==> flow/design.v <==
module setHexValue (output reg [6:0] display, input [3:0] value);
always @(*)begin 
	case(value)
		0: display  <= 7'b0000001;
		1: display  <= 7'b1001111;
		2: display  <= 7'b0010010;
		3: display  <= 7'b0000110;
		4: display  <= 7'b1001100;
		5: display  <= 7'b0100100;
		6: display  <= 7'b0100000;
		7: display  <= 7'b0001111;
		8: display  <= 7'b0000000;
		9: display  <= 7'b0001100;
		10: display  <= 7'b0001000;
		11: display  <= 7'b1100000;
		12: display  <= 7'b0110001;
		14: display  <= 7'b0110000;
		15: display  <= 7'b0111000;
		default: display <= 7'b1111111;  
		endcase
end
endmodule
module displayHex(output [6:0] Out0, Out1, Out2, Out3, 
					output reg [6:0]Out4, Out5, 
					 Out6, Out7, Out8, Out9, Out10, Out11, Out12, Out13,
					 input [13:0] inputBinary);
reg [3:0] temp0, temp1, temp2, temp3;
wire [6:0] tempOut0, tempOut1, tempOut2, tempOut3;
always @(*)begin
	temp0 <= (inputBinary[0]*1) + (inputBinary[1]*2) +
			(inputBinary[2]*4)+ (inputBinary[3]*8);		
	temp1 <= (inputBinary[4]*1) + (inputBinary[5]*2) +
			(inputBinary[6]*4)+ (inputBinary[7]*8);			
	temp2 <= (inputBinary[8]*1) + (inputBinary[9]*2) +
			(inputBinary[10]*4)+ (inputBinary[11]*8);		
	temp3 <= (inputBinary[12]*1) + (inputBinary[13]*2);	
	Out4 <= 7'b1111111;
	Out5 <= 7'b1111111;
	Out6 <= 7'b1111111;
	Out7 <= 7'b1111111;
	Out8 <= 7'b1111111;
	Out9 <= 7'b1111111;
	Out10 <= 7'b1111111;
	Out11 <= 7'b1111111;
	Out12 <= 7'b1111111;
	Out13 <= 7'b1111111;	
end
setHexValue u1(tempOut0, temp0);
setHexValue u2(tempOut1, temp1);
setHexValue u3(tempOut2, temp2);
setHexValue u4(tempOut3, temp3);
assign Out0 = tempOut0;
assign Out1 = tempOut1;
assign Out2 = tempOut2;
assign Out3 = tempOut3;
endmodule
module displayBinary(output reg [6:0] Out0, Out1, Out2, Out3, Out4, Out5, 
					 Out6, Out7, Out8, Out9, Out10, Out11, Out12, Out13,
					input [13:0] inputBinary);
always @(*)begin
	Out0 <= (inputBinary[0] == 1'b0)?(7'b0000001):(7'b1001111);
	Out1 <= (inputBinary[1] == 1'b0)?(7'b0000001):(7'b1001111);
	Out2 <= (inputBinary[2] == 1'b0)?(7'b0000001):(7'b1001111);
	Out3 <= (inputBinary[3] == 1'b0)?(7'b0000001):(7'b1001111);
	Out4 <= (inputBinary[4] == 1'b0)?(7'b0000001):(7'b1001111);
	Out5 <= (inputBinary[5] == 1'b0)?(7'b0000001):(7'b1001111);
	Out6 <= (inputBinary[6] == 1'b0)?(7'b0000001):(7'b1001111);
	Out7 <= (inputBinary[7] == 1'b0)?(7'b0000001):(7'b1001111);
	Out8 <= (inputBinary[8] == 1'b0)?(7'b0000001):(7'b1001111);
	Out9 <= (inputBinary[9] == 1'b0)?(7'b0000001):(7'b1001111);
	Out10 <= (inputBinary[10] == 1'b0)?(7'b0000001):(7'b1001111);
	Out11 <= (inputBinary[11] == 1'b0)?(7'b0000001):(7'b1001111);
	Out12 <= (inputBinary[12] == 1'b0)?(7'b0000001):(7'b1001111);
	Out13 <= (inputBinary[13] == 1'b0)?(7'b0000001):(7'b1001111);
end 
endmodule
module mux21( 
output reg [6:0] disp0, disp1, disp2, disp3, disp4, disp5, disp6, disp7,  
				disp8, disp9, disp10, disp11, disp12, disp13,
input [13:0] inputBinary, 
input DispSelect);
wire [6:0]Out0, Out1, Out2, Out3, Out4, Out5, Out6, 
	Out7, Out8, Out9, Out10, Out11, Out12, Out13, 
	Out14, Out15, Out16, Out17, Out18, Out19, Out20, 
	Out21, Out22, Out23, Out24, Out25, Out26, Out27;
displayHex hex(Out0, Out1, Out2, Out3, Out4, Out5, Out6, Out7, Out8, 
			Out9, Out10, Out11, Out12, Out13,inputBinary);
displayBinary binary(Out14, Out15, Out16, Out17, Out18, Out19, Out20, 
			Out21, Out22, Out23, Out24, Out25, Out26, Out27, inputBinary);	
always@ (*)begin
	if (DispSelect == 1'b1)begin 
		disp0 <= Out0;
		disp1 <= Out1;
		disp2 <= Out2;
		disp3 <= Out3;
		disp4 <= Out4;
		disp5 <= Out5;
		disp6 <= Out6;
		disp7 <= Out7;
		disp8 <= Out8;
		disp9 <= Out9;
		disp10 <= Out10;
		disp11 <= Out11;
		disp12 <= Out12;
		disp13 <= Out13;
		end
	else begin 
		disp0 <= Out14;
		disp1 <= Out15;
		disp2 <= Out16;
		disp3 <= Out17;
		disp4 <= Out18;
		disp5 <= Out19;
		disp6 <= Out20;
		disp7 <= Out21;
		disp8 <= Out22;
		disp9 <= Out23;
		disp10 <= Out24;
		disp11 <= Out25;
		disp12 <= Out26;
		disp13 <= Out27;
		end
end
endmodule
module MUX81 (
    output reg [13:0] dout,
    input [2:0] sel,
    input [13:0] d1, d2, d3, d4, d5, d6, d7, d8,
    input clk);
    always @ (posedge clk) begin
        casez(sel)
            3'b000: dout <= d1;
            3'b001: dout <= d2;
            3'b010: dout <= d3;
            3'b011: dout <= d4;
            3'b100: dout <= d5;
            3'b101: dout <= d6;
            3'b110: dout <= d7;
            3'b111: dout <= d8;
            default: dout <= 14'bz;
        endcase
    end
endmodule
module register(
    output reg [13:0] q,
    input [13:0] R, ALUout,
    input clk, ldR, ldALU, rst);
    always @ (posedge clk) begin
        if (rst == 1'b1) q <= 14'b0;
        else if (ldR == 1'b1) q <= R;
        else if (ldALU == 1'b1) q <= ALUout;
    end
endmodule
module registerArray(
    output [13:0] rout1, rout2, ramOut,
    input [13:0] rin, ALUin,
    input [7:0] ldR, ldALU,
    input [2:0] selrd1, selrd2, selram,
    input clk, rst);
    wire [13:0] rd0, rd1, rd2, rd3, rd4, rd5, rd6, rd7;
    register R0 (rd0, rin, ALUin, clk, ldR[0], ldALU[0], rst);  
    register R1 (rd1, rin, ALUin, clk, ldR[1], ldALU[1], rst);  
    register R2 (rd2, rin, ALUin, clk, ldR[2], ldALU[2], rst);  
    register R3 (rd3, rin, ALUin, clk, ldR[3], ldALU[3], rst);  
    register R4 (rd4, rin, ALUin, clk, ldR[4], ldALU[4], rst);  
    register R5 (rd5, rin, ALUin, clk, ldR[5], ldALU[5], rst);  
    register R6 (rd6, rin, ALUin, clk, ldR[6], ldALU[6], rst);  
    register R7 (rd7, rin, ALUin, clk, ldR[7], ldALU[7], rst);  
    MUX81 M1 (rout1, selrd1, rd0, rd1, rd2, rd3, rd4, rd5, rd6, rd7, clk);
    MUX81 M2 (rout2, selrd2, rd0, rd1, rd2, rd3, rd4, rd5, rd6, rd7, clk);
    MUX81 M3 (ramOut, selram, rd0, rd1, rd2, rd3, rd4, rd5, rd6, rd7, clk);
endmodule
module ALU (ALU_OUTPUT, ALU_FLAGS, A, B, ALU_OpCode, en, rstFlags, clk);
	output reg [13:0] ALU_OUTPUT;
	output reg [2:0] ALU_FLAGS;
	input [13:0] A, B;
	input [4:0] ALU_OpCode;
	input en, rstFlags, clk;
	reg [27:0] tempMult;
	reg [14:0] tempOver;
	always @(posedge clk or posedge rstFlags) begin
		if (rstFlags == 1'b1) begin  
			ALU_OUTPUT <= 14'd0;
			ALU_FLAGS <= 2'd0;
			tempMult <= 15'd0;
			tempOver <= 15'd0;
		end
		else if (en) case (ALU_OpCode)
			5'b00000: ALU_OUTPUT <= 14'b0;  
			5'b00001: ALU_OUTPUT <= 14'b0;  
			5'b00010: ALU_OUTPUT <= 14'b0;  
			5'b00011: begin  
					tempOver = A + B;
					if (tempOver[14] == 1'b1) ALU_FLAGS <= 3'd3;  
					ALU_OUTPUT <= tempOver[13:0];
			end
			5'b00100: begin  
					if (A < B) begin
						ALU_FLAGS <= 3'd4;  
						ALU_OUTPUT <= 14'b0;
					end
					else ALU_OUTPUT <= A - B; 
			end
			5'b00101: begin  
					tempMult = A * B;
					if (tempMult > 14'd255) ALU_FLAGS <= 3'd3;  
					ALU_OUTPUT <= tempMult[13:0];
			end
			5'b00110: begin  
					if (B == 1'd0) begin
						ALU_FLAGS <= 3'd5;  
						ALU_OUTPUT <= A;
					end
					else ALU_OUTPUT <= A / B; 
			end
			5'b00111: ALU_FLAGS <= (A < B) ? 3'd1:3'd2;  
			5'b01000: ALU_FLAGS <= (A > B) ? 3'd1:3'd2;  
			5'b01001: ALU_FLAGS <= (A <= B) ? 3'd1:3'd2;  
			5'b01010: ALU_FLAGS <= (A >= B) ? 3'd1:3'd2;  
			5'b01011: ALU_FLAGS <= (A == B) ? 3'd1:3'd2;  
			5'b01100: ALU_FLAGS <= (A != B) ? 3'd1:3'd2;  
			5'b01101: ALU_OUTPUT <= A & B;  
			5'b01110: ALU_OUTPUT <= A | B;  
			5'b01111: ALU_OUTPUT <= ~A;  
			5'b10000: ALU_OUTPUT <= A ^ B;  
			5'b10001: begin  
					tempOver = (~A) + 1; 
					if (tempOver[14] == 1'b1) ALU_FLAGS <= 3'd3;  
					ALU_OUTPUT <= tempOver[13:0];
			end
			5'b10010: ALU_OUTPUT <= A << B;  
			5'b10011: ALU_OUTPUT <= A >> B;  
			5'b10100: ALU_OUTPUT <= A << 1;  
			5'b10101: ALU_OUTPUT <= A >> 1;  
			5'b10110: ALU_OUTPUT <= A <<< 1;  
			5'b10111: ALU_OUTPUT <= A >>> 1;  
			5'b11000: ALU_OUTPUT <= {A[12:0], A[13]};  
			5'b11001: ALU_OUTPUT <= {A[0], A[13:1]};  
			5'b11010: ALU_OUTPUT <= 14'b0;  
			5'b11011: ALU_OUTPUT <= 14'b0;  
			5'b11100: begin 
					if((A % 2'd2)== 0) ALU_FLAGS <= 3'd6;
					else ALU_FLAGS <= 3'd7;
			end	
			5'b11101: ALU_OUTPUT <= A;  
			5'b11110: ALU_OUTPUT <= 14'b0;  
			5'b11111: ALU_OUTPUT <= 14'b0;  
			default: ALU_FLAGS <= 3'd0;
		endcase
	end
endmodule
module controlUnit (
    output reg readRAM, writeRAM, ldA, ldB,
    output reg [5:0] address,
    output reg [4:0] opcode,
    output reg [7:0] ldALU, ldR,
    output reg [2:0] result, rega, regb, selram,
    output reg displaySelect,
    output aluEn, halted,
    input [13:0] RAMdata,
    input clk, rst);
    reg [3:0] state;
    reg [5:0] pc;
    reg [13:0] currentInstruction;
    assign aluEn = (state == 4'b0011) || (state == 4'b0110);
    assign halted = (state == 4'b1111);
    always @ (posedge clk, posedge rst) begin
        if (rst == 1'b1) begin
            state <= 4'b0000;
            readRAM <= 1'b0;
            writeRAM <= 1'b0;
            ldA <= 1'b0;
            ldB <= 1'b0;
            displaySelect <= 1'b0;
            selram <= 3'b000;
            opcode <= 5'b00000;
            address <= 6'b000000;
            result <= 3'b000;
            rega <= 3'b000;
            regb <= 3'b000;
            ldALU <= 8'b00000000;
            ldR <= 8'b00000000;
            pc <= 6'b000000;
            currentInstruction <= 14'b0;
        end
        else begin
            case(state)
                4'b0000: begin  
                    readRAM <= 1'b1;
                    state <= 4'b0001;
                    address <= pc;
                end
                4'b0001: begin  
                    readRAM <= 1'b0;
                    opcode <= RAMdata[13:9];
                    result <= RAMdata[8:6];
                    rega <= RAMdata[5:3];
                    regb <= RAMdata[2:0];
                    currentInstruction <= RAMdata[13:0];
                    state <= 4'b0010;
                end
                4'b0010: begin  
                    case (opcode)
                        5'b00000:     state <= 4'b0110;
                        5'b00001:       state <= 4'b0110;
                        5'b00010:      state <= 4'b0110;
                        5'b00011:       state <= 4'b0011;
                        5'b00100:       state <= 4'b0011;
                        5'b00101:       state <= 4'b0011;
                        5'b00110:       state <= 4'b0011;
                        5'b00111:     state <= 4'b0110;
                        5'b01000:     state <= 4'b0110;
                        5'b01001:     state <= 4'b0110;
                        5'b01010:     state <= 4'b0110;
                        5'b01011:     state <= 4'b0110;
                        5'b01100:     state <= 4'b0110;
                        5'b01101:      state <= 4'b0011;
                        5'b01110:       state <= 4'b0011;
                        5'b01111:      state <= 4'b0011;
                        5'b10000:      state <= 4'b0011;
                        5'b10001:   state <= 4'b0011;
                        5'b10010:      state <= 4'b0011;
                        5'b10011:      state <= 4'b0011;
                        5'b10100:       state <= 4'b0011;
                        5'b10101:       state <= 4'b0011;
                        5'b10110:       state <= 4'b0011;
                        5'b10111:       state <= 4'b0011;
                        5'b11000:       state <= 4'b0011;
                        5'b11001:       state <= 4'b0011;
                        5'b11010:     state <= 4'b1100;
                        5'b11011:     state <= 4'b1101;
                        5'b11100:       state <= 4'b0110;
                        5'b11101:       state <= 4'b0011;
                        5'b11110:       state <= 4'b0100;
                        5'b11111:       state <= 4'b0101;
                        default:    state <= 4'b0000;
                    endcase
                end
                4'b0011: begin  
                    case(result)
                        3'b000: ldALU <= 8'b00000001;
                        3'b001: ldALU <= 8'b00000010;
                        3'b010: ldALU <= 8'b00000100;
                        3'b011: ldALU <= 8'b00001000;
                        3'b100: ldALU <= 8'b00010000;
                        3'b101: ldALU <= 8'b00100000;
                        3'b110: ldALU <= 8'b01000000;
                        3'b111: ldALU <= 8'b10000000;
                        default: ldALU <= 8'b00000000;
                    endcase
                    state <= 4'b0111;
                end
                4'b0100: begin  
                    readRAM <= 1'b1;
                    address <= RAMdata[5:0];
                    case(result)
                        3'b000: ldR <= 8'b00000001;
                        3'b001: ldR <= 8'b00000010;
                        3'b010: ldR <= 8'b00000100;
                        3'b011: ldR <= 8'b00001000;
                        3'b100: ldR <= 8'b00010000;
                        3'b101: ldR <= 8'b00100000;
                        3'b110: ldR <= 8'b01000000;
                        3'b111: ldR <= 8'b10000000;
                        default: ldR <= 8'b00000000;
                    endcase
                    state <= 4'b0111;
                end
                4'b0101: begin  
                    address <= RAMdata[5:0];
                    selram <= result;
                    state <= 4'b0111;
                end
                4'b0110: begin  
                    if (opcode == 5'b00001) state <= 4'b1111;
                    else state <= 4'b0111;
                end
                4'b0111: begin  
                    if (opcode == 5'b11111) writeRAM <= 1'b1;
                    if (opcode == 5'b11010) displaySelect <= 1'b0;
                    if (opcode == 5'b11011) displaySelect <= 1'b1;
                    state <= 4'b1000;
                end 
                4'b1000: begin  
                    state <= 4'b1011;
                end
                4'b1001: begin
                end
                4'b1010: begin
                end
                4'b1011: begin  
                    ldALU <= 8'b00000000;
                    readRAM <= 1'b0;
                    ldR <= 8'b00000000;
                    writeRAM <= 1'b0;
                    ldA <= 1'b0;
                    pc <= pc + 1;
                    state <= 4'b0000;
                end
                4'b1100: begin  
                    ldA <= 1'b1;
                    state <= 4'b0111;
                end
                4'b1101: begin  
                    ldA <= 1'b1;
                    state <= 4'b0111;
                end
                4'b1111: begin  
                    state <= 4'b1111;
                end
                default: state <= 4'b0000;
            endcase
        end
    end
endmodule
module CPU (
    output [6:0] disp0, disp1, disp2, disp3, disp4, disp5, disp6, disp7, disp8, disp9, disp10, disp11, disp12, disp13,
    output [2:0] flags,
    output halted,
    output [5:0] mem_addr,
    output mem_wr,
    output [13:0] mem_wdata,
    input [13:0] mem_rdata,
    input clk, rst);
    wire [13:0] data_o, A, B, ALUout, ramOut, inputBinary;
    wire [7:0] ldR, ldALU;
    wire [5:0] address;
    wire [4:0] opcode;
    wire [2:0] result, rega, regb, selram;
    wire readRAM, writeRAM, displaySelect, ldA, ldB, aluEn;
    assign data_o = mem_rdata;
    assign mem_addr = address;
    assign mem_wr = writeRAM;
    assign mem_wdata = ramOut;
    registerArray RA1 (A, B, ramOut, data_o, ALUout, ldR, ldALU, rega, regb, selram, clk, rst);
    ALU A1 (ALUout, flags, A, B, opcode, aluEn, rst, clk);
    controlUnit CU1 (readRAM, writeRAM, ldA, ldB, address, opcode, ldALU, ldR, result, rega, regb, selram, displaySelect, aluEn, halted, data_o, clk, rst);
    register disreg (inputBinary, A, B, clk, ldA, ldB, rst);
    mux21 display (disp0, disp1, disp2, disp3, disp4, disp5, disp6, disp7, disp8, disp9, disp10, disp11, disp12, disp13, inputBinary, displaySelect); 
endmodule
Step by step through the tools: CPU. What the tools print for CPU, step after step. Lines are those of the file above, counted from 1. Not given: -

Top: CPU. Clock input: clk. Cell library: sky130hd. Timing corner: tt_025C_1v80.

Elaborated design. Source: Yosys, flattened and elaborated, memories not mapped. Widths are those after wreduce. Registers that Yosys merges into a memory's read port (data or address) are not register bits. Print and check cells do not count. Memory sizes are those after Yosys's memory passes, which may raise the word count (mostly to a power of two), join words into wider ones and drop unused or constant bits.

For cells after elaboration the number is 245. Under bits in registers stands 237. Under bits in read-only memories stands 704. The entry for memory cells reads 7.

Memory list: (no name shown) (depth 32, bits a word 4, rd ports 1, write ports 0, line 303) `case (opcode)`; (no name shown) (depth 16, bits a word 7, rd ports 1, write ports 0, line 3) `case(value)`; (no name shown) (depth 16, bits a word 7, rd ports 1, write ports 0, line 3); (no name shown) (depth 16, bits a word 7, rd ports 1, write ports 0, line 3); (no name shown) (depth 16, bits a word 7, rd ports 1, write ports 0, line 3); (no name shown) (depth 8, bits a word 8, rd ports 1, write ports 0, line 340) `case(result)`.

Memories not listed: 1.

The figure for eq/ne operators is 74. The entry for add/sub/neg operators reads 14. Bitwise operators: 5. Multiply operators: 1. For divide/modulo/power cells the number is 1. The entry for shift operators reads 2. Under reduce/logical cells stands 35. Order comparisons: 5. Mux-type cells: 74.

Operators by type and width (count): multiplier 14 x 14 -> 28 bit (1); case mux 14 bit (select 8 bit) (3); two-way mux 14 bit (19); case mux 14 bit (select 17 bit) (1); divider 14 x 14 -> 14 bit (1); two-way mux 7 bit (28); equality test 5 bit (second input constant) (16); equality test 5 x 4 -> 1 bit (second input constant) (8); equality test 3 bit (second input constant) (12); case mux 3 bit (select 12 bit) (1); case mux 4 bit (select 9 bit) (1); zero test 32 bit (1); case mux 8 bit (select 2 bit) (2); nonzero test 2 bit (14); greater-than comparator 28 x 8 -> 1 bit (second input constant) (1); equality test 4 bit (second input constant) (7); equality test 5 x 3 -> 1 bit (second input constant) (4); equality test 3 x 2 -> 1 bit (second input constant) (6); nonzero test 17 bit (1); equality test 4 x 3 -> 1 bit (second input constant) (4); adder 14 x 14 -> 15 bit (1); NOT 14 -> 15 bit (1); adder 15 x 1 -> 15 bit (second input constant) (1); two-way mux 3 bit (5); subtractor 14 bit (1); >= comparator 14 bit (1); greater-than comparator 14 bit (1); <= comparator 14 bit (1).

Not listed: further kinds 35, cells in them 68.

Depth. Depth = most cells in a row (Yosys ltp): at word level without a register or memory, in the mapped netlist without a sequential cell, where the memories' decode and read muxes count.

Under depth in word-level cells stands 4. For ABC_AREA the number is 0. The entry for gate-level depth with buffers reads 119. The entry for gate-level depth less buffers reads 112.

Synthesis result. Yosys stat after the flow's synthesis: flattened, memories mapped to cells. It holds for the ABC_AREA given above (unset counts as 0); a run with the other value may have another netlist. The area totals of this step are shown rounded.

Cell types: sky130_fd_sc_hd__dfxtp_1 (count 168, total area 3.36E+03 sq um); sky130_fd_sc_hd__ha_1 (count 260, total area 3253.12 sq um); sky130_fd_sc_hd__fa_1 (count 143, total area 2.86E+03 sq um); sky130_fd_sc_hd__nor2_1 (count 550, total area 2064.48 sq um); sky130_fd_sc_hd__dfrtp_1 (count 69, total area 1.73E+03 sq um); sky130_fd_sc_hd__mux2i_1 (count 166, total area 1.66E+03 sq um); sky130_fd_sc_hd__a21oi_1 (count 270, total area 1.35E+03 sq um); sky130_fd_sc_hd__nand2_1 (count 328, total area 1.23E+03 sq um); sky130_fd_sc_hd__mux4_2 (count 54, total area 1.22E+03 sq um); sky130_fd_sc_hd__o21ai_0 (count 191, total area 955.917 sq um); sky130_fd_sc_hd__inv_1 (count 246, total area 923.386 sq um); sky130_fd_sc_hd__clkbuf_1 (count 233, total area 874.589 sq um); sky130_fd_sc_hd__mux2_2 (count 66, total area 743.213 sq um); sky130_fd_sc_hd__buf_4 (count 62, total area 465.446 sq um); sky130_fd_sc_hd__nor3_1 (count 91, total area 455.437 sq um); sky130_fd_sc_hd__o21a_1 (count 55, total area 412.896 sq um); sky130_fd_sc_hd__xnor2_1 (count 47, total area 411.645 sq um); sky130_fd_sc_hd__xor2_1 (count 29, total area 253.994 sq um).

Other cell types: 81; their cells: 725.

For mapped area the number is 29410 sq um. The entry for cell count reads 3753. The entry for sequential part of the area reads 5090 sq um. Flip-flops: 237.

The figures by module come from a second, unflattened synthesis with its own total; it is not the netlist above.

Under cell total of the unflattened synthesis stands 3815. For area (unflattened synthesis) the number is 32230 sq um.

Each row is one instance without its submodules.

Modules: ALU (area 16450 sq um, instances 1, cells 2209); register (area 659.4 sq um, instances 9, cells 62); MUX81 (area 1271 sq um, instances 3, cells 136); controlUnit (area 2531 sq um, instances 1, cells 219); mux21 (area 1259 sq um, instances 1, cells 109); setHexValue (area 242.7 sq um, instances 4, cells 35); displayBinary (area 743.2 sq um, instances 1, cells 100); displayHex (area 533.0 sq um, instances 1, cells 72); CPU (area 0.0 sq um, instances 1, cells 0); registerArray (area 0.0 sq um, instances 1, cells 0).

Worst setup path after synthesis. Source: OpenSTA report_checks on the synthesized netlist (no wires, ideal clock, input and output delay 20% of the period each), path of least setup slack; recovery checks are left aside. Register names are those of the netlist, which keeps one name where synthesis merged equal registers.

Path kind: reg-to-reg. Start: register RA1.M2.dout[0]. End: register A1.ALU_OUTPUT[0]. For required time the number is 23858 ps. Under period stands 24000 ps. The entry for delay of the path reads 23894 ps. Under slack stands 107 ps. The figure for arrival is 23752 ps. The entry for stages reads 112. Period reached after synthesis: 23893 ps.

"delay of the path" = arrival - input delay + setup time. "stages": output pins that drive a net of the path, with the launching flip-flop's if there is one; two outputs of one cell count as two. "period reached after synthesis" is the clock period less the worst setup slack; recovery checks do not enter. This is arithmetic on one report: input and output delays are still those of the set period (20% each). Between the ends stands the longest chain of elaborated cells between them, by number of cells; it is not shown to be the way that was timed. Of several equally long chains one is given. A line is the first line of the expression or statement that the cell stems from. Yosys adds cells for indexed reads and writes and turns some case tables into memories. A register here has more assigning lines than the two given.

Cell sequence: sky130_fd_sc_hd__dfxtp_1 sky130_fd_sc_hd__clkbuf_1 sky130_fd_sc_hd__clkinv_1 sky130_fd_sc_hd__clkbuf_1 sky130_fd_sc_hd__ha_1 sky130_fd_sc_hd__o21bai_1 sky130_fd_sc_hd__nor3_1 sky130_fd_sc_hd__nor2_1 sky130_fd_sc_hd__a21oi_1 sky130_fd_sc_hd__ha_1 sky130_fd_sc_hd__o21a_1 sky130_fd_sc_hd__nor2_1 sky130_fd_sc_hd__or4_1 sky130_fd_sc_hd__nand2_1 sky130_fd_sc_hd__ha_1 sky130_fd_sc_hd__o21a_1 sky130_fd_sc_hd__o21ai_0 sky130_fd_sc_hd__a2111oi_4 (+76 left out) sky130_fd_sc_hd__o21a_1 sky130_fd_sc_hd__o2111ai_1 sky130_fd_sc_hd__a31oi_1 sky130_fd_sc_hd__and4_1 sky130_fd_sc_hd__o31a_1 sky130_fd_sc_hd__o21ai_0 sky130_fd_sc_hd__a21oi_1 sky130_fd_sc_hd__clkbuf_1 sky130_fd_sc_hd__mux2_2 sky130_fd_sc_hd__ha_1 sky130_fd_sc_hd__nor2b_1 sky130_fd_sc_hd__o31a_1 sky130_fd_sc_hd__o21a_1 sky130_fd_sc_hd__o21ai_0 sky130_fd_sc_hd__a21oi_1 sky130_fd_sc_hd__o21a_1 sky130_fd_sc_hd__o2111ai_1 sky130_fd_sc_hd__a32oi_1. For cells in the longest elaborated chain the number is 3.

RTL lines, path post-synthesis: start, declared (line 126) `output reg [13:0] dout,`; start, assigned (line 132) `3'b000: dout <= d1;`; start, assigned (line 133) `3'b001: dout <= d2;`; divider 14 x 14 -> 14 bit (line 214) `else ALU_OUTPUT <= A / B;`; two-way mux 14 bit (line 210) `if (B == 1'd0) begin`; case mux 14 bit (select 17 bit) (line 188) `else if (en) case (ALU_OpCode)`; end, assigned (line 195) `ALU_OUTPUT <= tempOver[13:0];`; end, assigned (line 202) `else ALU_OUTPUT <= A - B;`; end, declared (line 174) `output reg [13:0] ALU_OUTPUT;`.

Path in the finished layout. From the final timing report of job 2: the path of least setup slack in the routed layout; clock arrival at registers is part of the times. The report prints the path's times to 10 ps; the period is as set.

Path kind: reg-to-reg. Start: register RA1.M2.dout[0]. End: register A1.ALU_OUTPUT[0]. The figure for arrival is 21170 ps. The entry for stages reads 109. For required time the number is 14860 ps. Under slack stands -6310 ps. Under period stands 14400 ps.

Between the ends stands the longest chain of elaborated cells between them, by number of cells; it is not shown to be the way that was timed. Of several equally long chains one is given. A register here has more assigning lines than the two given.

Cell sequence: sky130_fd_sc_hd__dfxtp_4 sky130_fd_sc_hd__clkinv_8 sky130_fd_sc_hd__ha_4 sky130_fd_sc_hd__o21bai_4 sky130_fd_sc_hd__nor3_2 sky130_fd_sc_hd__nor2_1 sky130_fd_sc_hd__a21oi_1 sky130_fd_sc_hd__ha_1 sky130_fd_sc_hd__o21a_1 sky130_fd_sc_hd__buf_6 sky130_fd_sc_hd__buf_6 sky130_fd_sc_hd__a221o_1 sky130_fd_sc_hd__nand3_2 sky130_fd_sc_hd__and2_4 sky130_fd_sc_hd__ha_4 sky130_fd_sc_hd__inv_4 sky130_fd_sc_hd__a2111oi_4 sky130_fd_sc_hd__buf_6 (+73 left out) sky130_fd_sc_hd__a211o_1 sky130_fd_sc_hd__ha_4 sky130_fd_sc_hd__a21oi_4 sky130_fd_sc_hd__a31oi_4 sky130_fd_sc_hd__and4_1 sky130_fd_sc_hd__o31a_1 sky130_fd_sc_hd__o21ai_2 sky130_fd_sc_hd__buf_4 sky130_fd_sc_hd__a21o_1 sky130_fd_sc_hd__mux2_2 sky130_fd_sc_hd__ha_1 sky130_fd_sc_hd__nand3_1 sky130_fd_sc_hd__nor4_1 sky130_fd_sc_hd__o21a_1 sky130_fd_sc_hd__o21ai_2 sky130_fd_sc_hd__o211ai_1 sky130_fd_sc_hd__nor3_2 sky130_fd_sc_hd__a32oi_1. For cells in the longest elaborated chain the number is 3.

RTL lines, path after layout: start, declared (line 126) `output reg [13:0] dout,`; start, assigned (line 132) `3'b000: dout <= d1;`; start, assigned (line 133) `3'b001: dout <= d2;`; divider 14 x 14 -> 14 bit (line 214) `else ALU_OUTPUT <= A / B;`; two-way mux 14 bit (line 210) `if (B == 1'd0) begin`; case mux 14 bit (select 17 bit) (line 188) `else if (en) case (ALU_OpCode)`; end, assigned (line 195) `ALU_OUTPUT <= tempOver[13:0];`; end, assigned (line 202) `else ALU_OUTPUT <= A - B;`; end, declared (line 174) `output reg [13:0] ALU_OUTPUT;`.

Add stored flow runs of CPU

Flow measurements of CPU on sky130hd: 2 stored runs with different settings, listed in no order. Input and output delays are each 20% of the period that was set; the output load is 0.01 pF. "reached clock period" means the clock period less the worst setup slack. The figure is calculated, with input and output delays left at 20% of the set period. "allowed time less slack (worst setup path)" = time allowed to the worst setup path (clock period - input delay - output delay, where it has them) - its slack; a late launch clock adds to it, a late capture clock takes from it. "allowed time less slack (worst setup path)" is known to 10 ps. The measured numbers are rounded.

Files of job 1:
==> flow/run.sh <==
#!/bin/bash
# the make line also repeats the synthesis and layout settings of config.mk as NAME=value (left out here)
make -C /OpenROAD-flow-scripts/flow DESIGN_CONFIG=/design/flow/config.mk WORK_HOME=/design/flow/orfs CLKGATE_MAP_FILE= finish
==> flow/config.mk <==
export PLATFORM = sky130hd
export DESIGN_NAME = CPU
export DESIGN_NICKNAME = CPU
export VERILOG_FILES = /design/flow/design.v
export SDC_FILE = /design/flow/constraint.sdc
export NUM_CORES = 4
export LEC_CHECK = 0
export ABC_AREA = 0
export CAP_MARGIN = 20
export CELL_PAD_IN_SITES_DETAIL_PLACEMENT = 1
export CELL_PAD_IN_SITES_GLOBAL_PLACEMENT = 2
export CORE_MARGIN = 8
export CORE_UTILIZATION = 65
export GPL_ROUTABILITY_DRIVEN = 0
export GPL_TIMING_DRIVEN = 1
export HOLD_SLACK_MARGIN = 0.06
export MAX_ROUTING_LAYER = met4
export MIN_ROUTING_LAYER = met1
export PLACE_DENSITY_LB_ADDON = 0.1
export SLEW_MARGIN = 20
==> flow/constraint.sdc <==
create_clock -name core_clock -period 14.4 [get_ports {clk}]
set_input_delay 2.8800 -clock core_clock [delete_from_list [all_inputs] [get_ports {clk}]]
set_output_delay 2.8800 -clock core_clock [all_outputs]
set_load 0.01 [all_outputs]

Outcome of job 1: stopped before the end: placement reported FLW-0024.

Files of job 2:
==> flow/run.sh <==
#!/bin/bash
# the make line also repeats the synthesis and layout settings of config.mk as NAME=value (left out here)
make -C /OpenROAD-flow-scripts/flow DESIGN_CONFIG=/design/flow/config.mk WORK_HOME=/design/flow/orfs CLKGATE_MAP_FILE= finish
==> flow/config.mk <==
export PLATFORM = sky130hd
export DESIGN_NAME = CPU
export DESIGN_NICKNAME = CPU
export VERILOG_FILES = /design/flow/design.v
export SDC_FILE = /design/flow/constraint.sdc
export NUM_CORES = 4
export LEC_CHECK = 0
export ABC_AREA = 0
export CAP_MARGIN = 20
export CELL_PAD_IN_SITES_DETAIL_PLACEMENT = 1
export CELL_PAD_IN_SITES_GLOBAL_PLACEMENT = 2
export CORE_MARGIN = 8
export CORE_UTILIZATION = 17
export CTS_CLUSTER_SIZE = 98
export GPL_ROUTABILITY_DRIVEN = 0
export GPL_TIMING_DRIVEN = 1
export HOLD_SLACK_MARGIN = -0.06
export MAX_ROUTING_LAYER = met4
export MIN_ROUTING_LAYER = met1
export PLACE_DENSITY_LB_ADDON = 0.1
export SLEW_MARGIN = 20
==> flow/constraint.sdc <==
create_clock -name core_clock -period 14.4 [get_ports {clk}]
set_input_delay 2.8800 -clock core_clock [delete_from_list [all_inputs] [get_ports {clk}]]
set_output_delay 2.8800 -clock core_clock [all_outputs]
set_load 0.01 [all_outputs]

Results of job 2. The allowed time less slack (worst setup path) is 20710 ps. Class of the worst setup path: reg-to-reg. The die area comes to 186600 sq um. The summed negative setup slack comes to -15160 ps. The utilization after routing comes to 22.3%. The lowest hold slack reads 474 ps. The worst setup slack after layout stands at -6309 ps. The measured standard-cell area after routing is 38320 sq um. The post-synthesis cell area is 29410 sq um. The measured reached clock period is 20709 ps.
